==> flow/design.v <==
module cl_builder
#(
    parameter DATA_WIDTH = 32,
    parameter DATA_PER_CL = 16,
    parameter CL_WIDTH = 512,
    parameter EVICTION_POLICY = "ALL_ZEROS"  
)
(
    input logic clk,
    input logic reset,
    input logic evict,
    input logic data_wr,
    input logic [DATA_WIDTH - 1 : 0 ] data_in,
    output logic out_cl_valid,
    output logic [CL_WIDTH - 1 : 0 ] out_cl
);
    logic                       build_data_valid    [DATA_PER_CL];
    logic [DATA_WIDTH - 1 : 0 ] build_cl            [DATA_PER_CL];
    logic [DATA_PER_CL - 1 : 0][DATA_WIDTH - 1 : 0 ] out_cl_elements;
    logic build_cl_full;
    assign build_cl_full = build_data_valid[DATA_PER_CL-1];
    assign out_cl = out_cl_elements;
    always_ff @(posedge clk) begin
        out_cl_valid <= build_cl_full || evict;
        if (data_wr) begin
            build_cl[0]         <= data_in;
            build_data_valid[0] <= 1;
        end
        else if (build_cl_full || evict || reset) begin
            build_data_valid[0] <= 0;
        end
        for (int i = 1; i < DATA_PER_CL; i++) begin
            if (build_cl_full || evict || reset) begin
                build_data_valid[i] <= 0;
            end
            else if (data_wr) begin
                build_data_valid[i] <= build_data_valid[i-1];
            end
            if (data_wr) begin
                build_cl[i] <= build_cl[i-1];
            end
        end
        for (int i = 0; i < DATA_PER_CL; i++) begin
            if (build_data_valid[i]) begin
                out_cl_elements[i] <= build_cl[i];
            end
            else begin
                if (EVICTION_POLICY == "ALL_ZEROS") begin
                    out_cl_elements[i] <= '0;
                end
                else if (EVICTION_POLICY == "ALL_ONES") begin
                    out_cl_elements[i] <= '1;
                end
            end
        end
    end
endmodule
module cl_fifo
#(
    parameter DATA_WIDTH = 512,
    parameter DEPTH = 8,
    parameter COUNT_WIDTH = 3,
    parameter ALM_FULL_DIFF = 4
)
(
    input  logic                      clock,
    input  logic                      sclr,
    input  logic                      wrreq,
    input  logic                      rdreq,
    input  logic [DATA_WIDTH - 1 : 0] data,
    output logic                      empty,
    output logic                      full,
    output logic                      almost_full,
    output logic [DATA_WIDTH - 1 : 0] q
);
    localparam ALM_FULL_VALUE = DEPTH - ALM_FULL_DIFF;
    logic [DATA_WIDTH - 1 : 0] mem [DEPTH];
    logic [COUNT_WIDTH - 1 : 0] wr_ptr;
    logic [COUNT_WIDTH - 1 : 0] rd_ptr;
    logic [COUNT_WIDTH : 0]     count;
    logic do_wr;
    logic do_rd;
    assign empty       = (count == 0);
    assign full        = (count == DEPTH);
    assign almost_full = (count >= ALM_FULL_VALUE);
    assign q           = mem[rd_ptr];
    assign do_wr = wrreq && !full;
    assign do_rd = rdreq && !empty;
    always_ff @(posedge clock) begin
        if (do_wr) begin
            mem[wr_ptr] <= data;
        end
    end
    always_ff @(posedge clock) begin
        if (sclr) begin
            wr_ptr <= '0;
            rd_ptr <= '0;
            count  <= '0;
        end
        else begin
            if (do_wr) begin
                wr_ptr <= (wr_ptr == DEPTH - 1) ? '0 : wr_ptr + 1'b1;
            end
            if (do_rd) begin
                rd_ptr <= (rd_ptr == DEPTH - 1) ? '0 : rd_ptr + 1'b1;
            end
            count <= count + do_wr - do_rd;
        end
    end
endmodule
module buffered_cl_builder
#(
    parameter DATA_WIDTH = 32,
    parameter DATA_PER_CL = 16,
    parameter CL_WIDTH = 512,
    parameter EVICTION_POLICY = "ALL_ZEROS",  
    parameter BUFFER_DEPTH = 8,  
    parameter ALM_FULL_DIFF = 4  
)
(
    input logic clk,
    input logic reset,
    input logic evict,
    input logic data_wr,
    input logic [DATA_WIDTH - 1 : 0 ] data_in,
    input logic cl_rd,
    output logic alm_full,
    output logic out_cl_valid,
    output logic [CL_WIDTH - 1 : 0 ] out_cl
);
    logic clb_out_cl_valid;
    logic [CL_WIDTH - 1 : 0 ] clb_out_cl;
    logic                      fifo_wr_en;
    logic [CL_WIDTH - 1 : 0 ]  fifo_data_in;
    logic                      fifo_empty;
    logic                      fifo_full;
    logic                      fifo_alm_full;
    logic [CL_WIDTH - 1 : 0 ]  fifo_data_out;
    assign out_cl_valid = ~fifo_empty;
    assign out_cl       = fifo_data_out;
    assign alm_full     = fifo_alm_full;
    always_ff @(posedge clk) begin
        fifo_wr_en   <= clb_out_cl_valid;
        fifo_data_in <= clb_out_cl;
    end
    cl_builder #(
        .DATA_WIDTH(DATA_WIDTH),
        .DATA_PER_CL(DATA_PER_CL),
        .CL_WIDTH(CL_WIDTH),
        .EVICTION_POLICY(EVICTION_POLICY)
    ) cl_builder_internal_mod (
        .clk(clk),
        .reset(reset),
        .evict(evict),
        .data_wr(data_wr),
        .data_in(data_in),
        .out_cl_valid(clb_out_cl_valid),
        .out_cl(clb_out_cl)
    );
    cl_fifo #(
        .DATA_WIDTH(CL_WIDTH),
        .DEPTH(BUFFER_DEPTH),
        .COUNT_WIDTH($clog2(BUFFER_DEPTH)),
        .ALM_FULL_DIFF(ALM_FULL_DIFF)
    ) buffer_fifo_mod (
        .clock(clk),
        .sclr(reset),
        .wrreq(fifo_wr_en),
        .rdreq(cl_rd),
        .data(fifo_data_in),
        .empty(fifo_empty),
        .full(fifo_full),
        .almost_full(fifo_alm_full),
        .q(fifo_data_out)
    );
endmodule
=== Reports on buffered_cl_builder ===
Tool output for the design above, in the order of the flow.
Lines are those of the file above, counted from 1.
A cell with n/a has no value.

* Top: buffered_cl_builder
* Clock input: clk
* Cell library: sky130hd
* Timing corner: tt_025C_1v80

=== Word-level counts ===
Source: Yosys, flattened and elaborated. Widths are those after wreduce. Print and check cells do not count. Equal cells are merged and count once.
Memory sizes are those after Yosys's memory passes, which may raise the word count (mostly to a power of two), join words into wider ones and drop unused or constant bits.

* Register bits: 1,564
* Bits in writable memories: 4,096
* Clocked read ports x word width: 512
* Memories kept: 1
* Input bits: 37
* Output and inout port bits: 514

{| class="wikitable"
|+ Memory list
! name !! depth !! width !! rd ports !! write ports !! RTL line !! RTL
|-
| buffer_fifo_mod.mem || 8 || 512 || 1 || 1 || 77 || <nowiki>logic [DATA_WIDTH - 1 : 0] mem [DEPTH];</nowiki>
|}

* $add $sub $neg: 4
* Magnitude comparators: 1
* Equal/unequal tests: 3
* Muxes and demuxes: 7
* Bitwise gates (word level): 1
* Reductions and logical operators: 7

{| class="wikitable"
|+ Operators by type and width
! cell !! number
|-
| 512-bit 2-to-1 mux || 1
|-
| 3-bit 2-to-1 mux || 5
|-
| 3-bit by 1-bit adder with 3-bit output with constant B || 2
|-
| 3-bit == test with constant B || 2
|-
| 4-bit by 1-bit adder with 4-bit output || 1
|-
| 4-bit by 1-bit subtractor with 4-bit output || 1
|-
| 4-bit by 3-bit greater-or-equal comparator with 1-bit output with constant B || 1
|-
| 4-bit == test with constant B || 1
|-
| 4-bit logical NOT || 1
|-
| 1-bit logical AND || 2
|-
| 1-bit logical OR || 2
|-
| 1-bit logical NOT || 2
|-
| 1-bit inverter || 1
|-
| 1-bit 2-to-1 mux || 1
|}

=== Logic depth ===
Yosys ltp: most cells in a row. Word level: on the elaborated netlist, between registers, memories and ports. Mapped: between sequential cells and ports; inverters and the memories' decode and read muxes count.

* Depth after elaboration: 5
* ABC_AREA: 0
* Mapped depth: 11
* Depth with buffers taken out: 10

=== After synthesis ===
Yosys stat after the flow's synthesis: flattened, memories mapped to cells. It holds for the ABC_AREA given above (unset counts as 0); a run with the other value may have another netlist.

* Mapped cells: 8,153
* Synthesis area: 193,932.2 µm²
* Area of sequential cells: 159,493.0 µm²
* Mapped flip-flops: 5,663

{| class="wikitable"
|+ Cell types
! cell !! number !! total area (µm²)
|-
| sky130_fd_sc_hd__edfxtp_1 || 4,608 || 1.38E+05
|-
| sky130_fd_sc_hd__mux4_2 || 1,024 || 2.31E+04
|-
| sky130_fd_sc_hd__dfxtp_1 || 1,055 || 2.11E+04
|-
| sky130_fd_sc_hd__mux2_2 || 512 || 5,765.53
|-
| sky130_fd_sc_hd__and2_1 || 513 || 3.21E+03
|-
| sky130_fd_sc_hd__clkbuf_1 || 192 || 720.691
|-
| sky130_fd_sc_hd__buf_2 || 105 || 525.504
|-
| sky130_fd_sc_hd__buf_6 || 41 || 461.693
|-
| sky130_fd_sc_hd__mux2i_1 || 18 || 180.173
|-
| sky130_fd_sc_hd__ha_1 || 10 || 125.12
|-
| sky130_fd_sc_hd__nor2_1 || 19 || 71.318
|-
| sky130_fd_sc_hd__nand2b_1 || 8 || 50.048
|-
| sky130_fd_sc_hd__inv_1 || 10 || 37.536
|-
| sky130_fd_sc_hd__a21oi_1 || 5 || 25.024
|-
| sky130_fd_sc_hd__nand3_1 || 5 || 25.024
|-
| sky130_fd_sc_hd__nor3_1 || 5 || 25.024
|-
| sky130_fd_sc_hd__o21ai_0 || 5 || 25.024
|-
| sky130_fd_sc_hd__fa_1 || 1 || 20.019
|}

Other cell types: 12; their cells: 17.
By module: a second synthesis without flattening, with its own total; a netlist apart from the flattened one above.

* Cell total of the unflattened synthesis: 8,149
* Area total of the unflattened synthesis: 193,899.7 µm²

Each row is one instance without its submodules.

{| class="wikitable"
|+ By module
! module !! times used !! cells !! area (µm²) !! seq. area (µm²)
|-
| cl_fifo || 1 || 5,997 || 154,025.2 || 123,258.2
|-
| cl_builder || 1 || 1,638 || 29,600.9 || 25,964.9
|-
| buffered_cl_builder || 1 || 514 || 10,273.6 || 10,269.8
|}

=== Worst setup path after synthesis ===
OpenSTA on the mapped netlist: ideal clock, no wires. The path of least setup slack (recovery checks aside). Input and output delay are each 20% of the period. Register names are those of the netlist, which keeps one name where synthesis merged equal registers.

* Kind: reg-to-reg
* Start: register buffer_fifo_mod.wr_ptr[2]
* End: memory buffer_fifo_mod.mem[0][0]
* Period: 6.0 ns
* Setup time: 2.639 ns
* Time at the first pin: 0.000 ns
* Arrival time: 48.874 ns
* Slack: -45.513 ns
* Path delay: 51.513 ns
* Driving pins on the path: 2
* Period reached after synthesis: 51.513 ns

"path delay" is the arrival time less input delay plus setup time.
"driving pins on the path" counts driving pins, that of a launching flip-flop among them; a cell with two outputs on the path counts twice.
"period reached after synthesis" = period - worst setup slack (recovery checks aside). The figure is calculated, with input and output delays left at 20% of the set period.
Between the ends stands the longest chain of elaborated cells between them, by number of cells; it is not shown to be the way that was timed. Of several equally long chains one is given.
Each line given opens the expression or statement behind the cell; cells for indexed reads and writes are added by Yosys, which also makes memories of some case tables.

* Cell sequence: sky130_fd_sc_hd__dfxtp_1 -> sky130_fd_sc_hd__nor4_1
* Cells in the longest elaborated chain: 1

{| class="wikitable"
|+ RTL lines, path post-synthesis
! element !! RTL line !! RTL
|-
| start: declaration || 78 || <nowiki>logic [COUNT_WIDTH - 1 : 0] wr_ptr;</nowiki>
|-
| start: assignment || 96 || <nowiki>wr_ptr <= '0;</nowiki>
|-
| start: assignment || 102 || <nowiki>wr_ptr <= (wr_ptr == DEPTH - 1) ? '0 : wr_ptr + 1'b1;</nowiki>
|-
| 3-bit 2-to-1 mux || 90 || <nowiki>if (do_wr) begin</nowiki>
|-
| end: declaration || 77 || <nowiki>logic [DATA_WIDTH - 1 : 0] mem [DEPTH];</nowiki>
|}

=== Worst path after layout ===
Path of least setup slack in the final report of flow run 1 (OpenROAD, finished layout, wires in). Where an end is a register, its clock arrival counts in the times.

* Kind: reg-to-output
* Start: register (name not given)
* End: output port out_cl[371]
* Period: 6.0 ns
* External output delay: 1.20 ns
* Time at the first pin: 1.00 ns
* Arrival time: 4.04 ns
* Slack: 0.76 ns
* Driving pins on the path: 7

* Cell sequence: sky130_fd_sc_hd__dfxtp_4 -> sky130_fd_sc_hd__buf_12 -> sky130_fd_sc_hd__buf_12 -> sky130_fd_sc_hd__buf_4 -> sky130_fd_sc_hd__mux4_2 -> sky130_fd_sc_hd__mux2_2 -> sky130_fd_sc_hd__clkdlybuf4s50_1

{| class="wikitable"
|+ RTL lines, path after layout
! element !! RTL line !! RTL
|-
| end: declaration || 129 || <nowiki>output logic [CL_WIDTH - 1 : 0 ] out_cl</nowiki>
|}

No chain of elaborated cells between the ends is given.

Module buffered_cl_builder, platform sky130hd: 4 stored runs of the flow (Yosys, OpenROAD) with differing settings, in no particular order. Input and output delays are each 20% of the period that was set; the output load is 0.01 pF.

Flow run 1
==> flow/run.sh <==
#!/bin/bash
# the make line also repeats the synthesis and layout settings of config.mk as NAME=value (left out here)
make -C /OpenROAD-flow-scripts/flow DESIGN_CONFIG=/design/flow/config.mk WORK_HOME=/design/flow/orfs CLKGATE_MAP_FILE= finish
==> flow/config.mk <==
export PLATFORM = sky130hd
export DESIGN_NAME = buffered_cl_builder
export DESIGN_NICKNAME = buffered_cl_builder
export VERILOG_FILES = /design/flow/design.v
export SDC_FILE = /design/flow/constraint.sdc
export NUM_CORES = 4
export LEC_CHECK = 0
export CAP_MARGIN = 30
export CELL_PAD_IN_SITES_GLOBAL_PLACEMENT = 2
export CORE_MARGIN = 6
export CORE_UTILIZATION = 50
export HOLD_SLACK_MARGIN = 0.01
export SLEW_MARGIN = 20
export SYNTH_MEMORY_MAX_BITS = 8192
==> flow/constraint.sdc <==
create_clock -name core_clock -period 6.0 [get_ports {clk}]
set_input_delay 1.2000 -clock core_clock [delete_from_list [all_inputs] [get_ports {clk}]]
set_output_delay 1.2000 -clock core_clock [all_outputs]
set_load 0.01 [all_outputs]

==> results of flow run 1 <==
chip area after synthesis (Yosys): 193,932.2 µm²
die area: 402,952.0 µm²
standard-cell area of the final layout: 225,875.0 µm²
worst setup slack after layout: 0.762 ns
worst hold slack: 0.319 ns

Flow run 2
==> flow/run.sh <==
#!/bin/bash
# the make line also repeats the synthesis and layout settings of config.mk as NAME=value (left out here)
make -C /OpenROAD-flow-scripts/flow DESIGN_CONFIG=/design/flow/config.mk WORK_HOME=/design/flow/orfs CLKGATE_MAP_FILE= finish
==> flow/config.mk <==
export PLATFORM = sky130hd
export DESIGN_NAME = buffered_cl_builder
export DESIGN_NICKNAME = buffered_cl_builder
export VERILOG_FILES = /design/flow/design.v
export SDC_FILE = /design/flow/constraint.sdc
export NUM_CORES = 4
export LEC_CHECK = 0
export ABC_AREA = 0
export CAP_MARGIN = 35
export CELL_PAD_IN_SITES_DETAIL_PLACEMENT = 1
export CELL_PAD_IN_SITES_GLOBAL_PLACEMENT = 2
export CORE_MARGIN = 2
export CORE_UTILIZATION = 50
export CTS_CLUSTER_SIZE = 32
export GPL_TIMING_DRIVEN = 0
export HOLD_SLACK_MARGIN = -0.09
export MAX_ROUTING_LAYER = met4
export MIN_ROUTING_LAYER = met2
export PLACE_DENSITY = 0.77
export SLEW_MARGIN = 5
export SYNTH_MEMORY_MAX_BITS = 8192
==> flow/constraint.sdc <==
create_clock -name core_clock -period 5.95 [get_ports {clk}]
set_input_delay 1.1900 -clock core_clock [delete_from_list [all_inputs] [get_ports {clk}]]
set_output_delay 1.1900 -clock core_clock [all_outputs]
set_load 0.01 [all_outputs]

==> results of flow run 2 <==
chip area after synthesis (Yosys): 193,932.2 µm²
die area: 392,859.0 µm²
standard-cell area of the final layout: 231,819.0 µm²
worst setup slack after layout: 0.147 ns
worst hold slack: 0.305 ns

Flow run 3
==> flow/run.sh <==
#!/bin/bash
# the make line also repeats the synthesis and layout settings of config.mk as NAME=value (left out here)
make -C /OpenROAD-flow-scripts/flow DESIGN_CONFIG=/design/flow/config.mk WORK_HOME=/design/flow/orfs CLKGATE_MAP_FILE= finish
==> flow/config.mk <==
export PLATFORM = sky130hd
export DESIGN_NAME = buffered_cl_builder
export DESIGN_NICKNAME = buffered_cl_builder
export VERILOG_FILES = /design/flow/design.v
export SDC_FILE = /design/flow/constraint.sdc
export NUM_CORES = 4
export LEC_CHECK = 0
export CAP_MARGIN = 20
export CELL_PAD_IN_SITES_GLOBAL_PLACEMENT = 2
export CORE_MARGIN = 10
export CORE_UTILIZATION = 51
export CTS_CLUSTER_DIAMETER = 121
export CTS_CLUSTER_SIZE = 21
export GPL_ROUTABILITY_DRIVEN = 0
export HOLD_SLACK_MARGIN = 0.01
export PLACE_DENSITY_LB_ADDON = 0.11
export SLEW_MARGIN = 20
export SYNTH_MEMORY_MAX_BITS = 8192
==> flow/constraint.sdc <==
create_clock -name core_clock -period 6.0 [get_ports {clk}]
set_input_delay 1.2000 -clock core_clock [delete_from_list [all_inputs] [get_ports {clk}]]
set_output_delay 1.2000 -clock core_clock [all_outputs]
set_load 0.01 [all_outputs]

==> results of flow run 3 <==
chip area after synthesis (Yosys): 193,932.2 µm²
die area: 405,323.0 µm²
standard-cell area of the final layout: 216,027.0 µm²
worst setup slack after layout: 0.731 ns
worst hold slack: 0.313 ns

Flow run 4
==> flow/run.sh <==
#!/bin/bash
# the make line also repeats the synthesis and layout settings of config.mk as NAME=value (left out here)
make -C /OpenROAD-flow-scripts/flow DESIGN_CONFIG=/design/flow/config.mk WORK_HOME=/design/flow/orfs CLKGATE_MAP_FILE= finish
==> flow/config.mk <==
export PLATFORM = sky130hd
export DESIGN_NAME = buffered_cl_builder
export DESIGN_NICKNAME = buffered_cl_builder
export VERILOG_FILES = /design/flow/design.v
export SDC_FILE = /design/flow/constraint.sdc
export NUM_CORES = 4
export LEC_CHECK = 0
export CAP_MARGIN = 20
export CELL_PAD_IN_SITES_DETAIL_PLACEMENT = 1
export CORE_MARGIN = 2
export CORE_UTILIZATION = 68
export MAX_ROUTING_LAYER = met5
export PLACE_DENSITY = 0.57
export SETUP_SLACK_MARGIN = -0.06
export SLEW_MARGIN = 35
export SYNTH_MEMORY_MAX_BITS = 8192
export TNS_END_PERCENT = 5
==> flow/constraint.sdc <==
create_clock -name core_clock -period 3.54 [get_ports {clk}]
set_input_delay 0.7080 -clock core_clock [delete_from_list [all_inputs] [get_ports {clk}]]
set_output_delay 0.7080 -clock core_clock [all_outputs]
set_load 0.01 [all_outputs]

==> results of flow run 4 <==
did not finish, clock tree synthesis stopped with DPL-0033
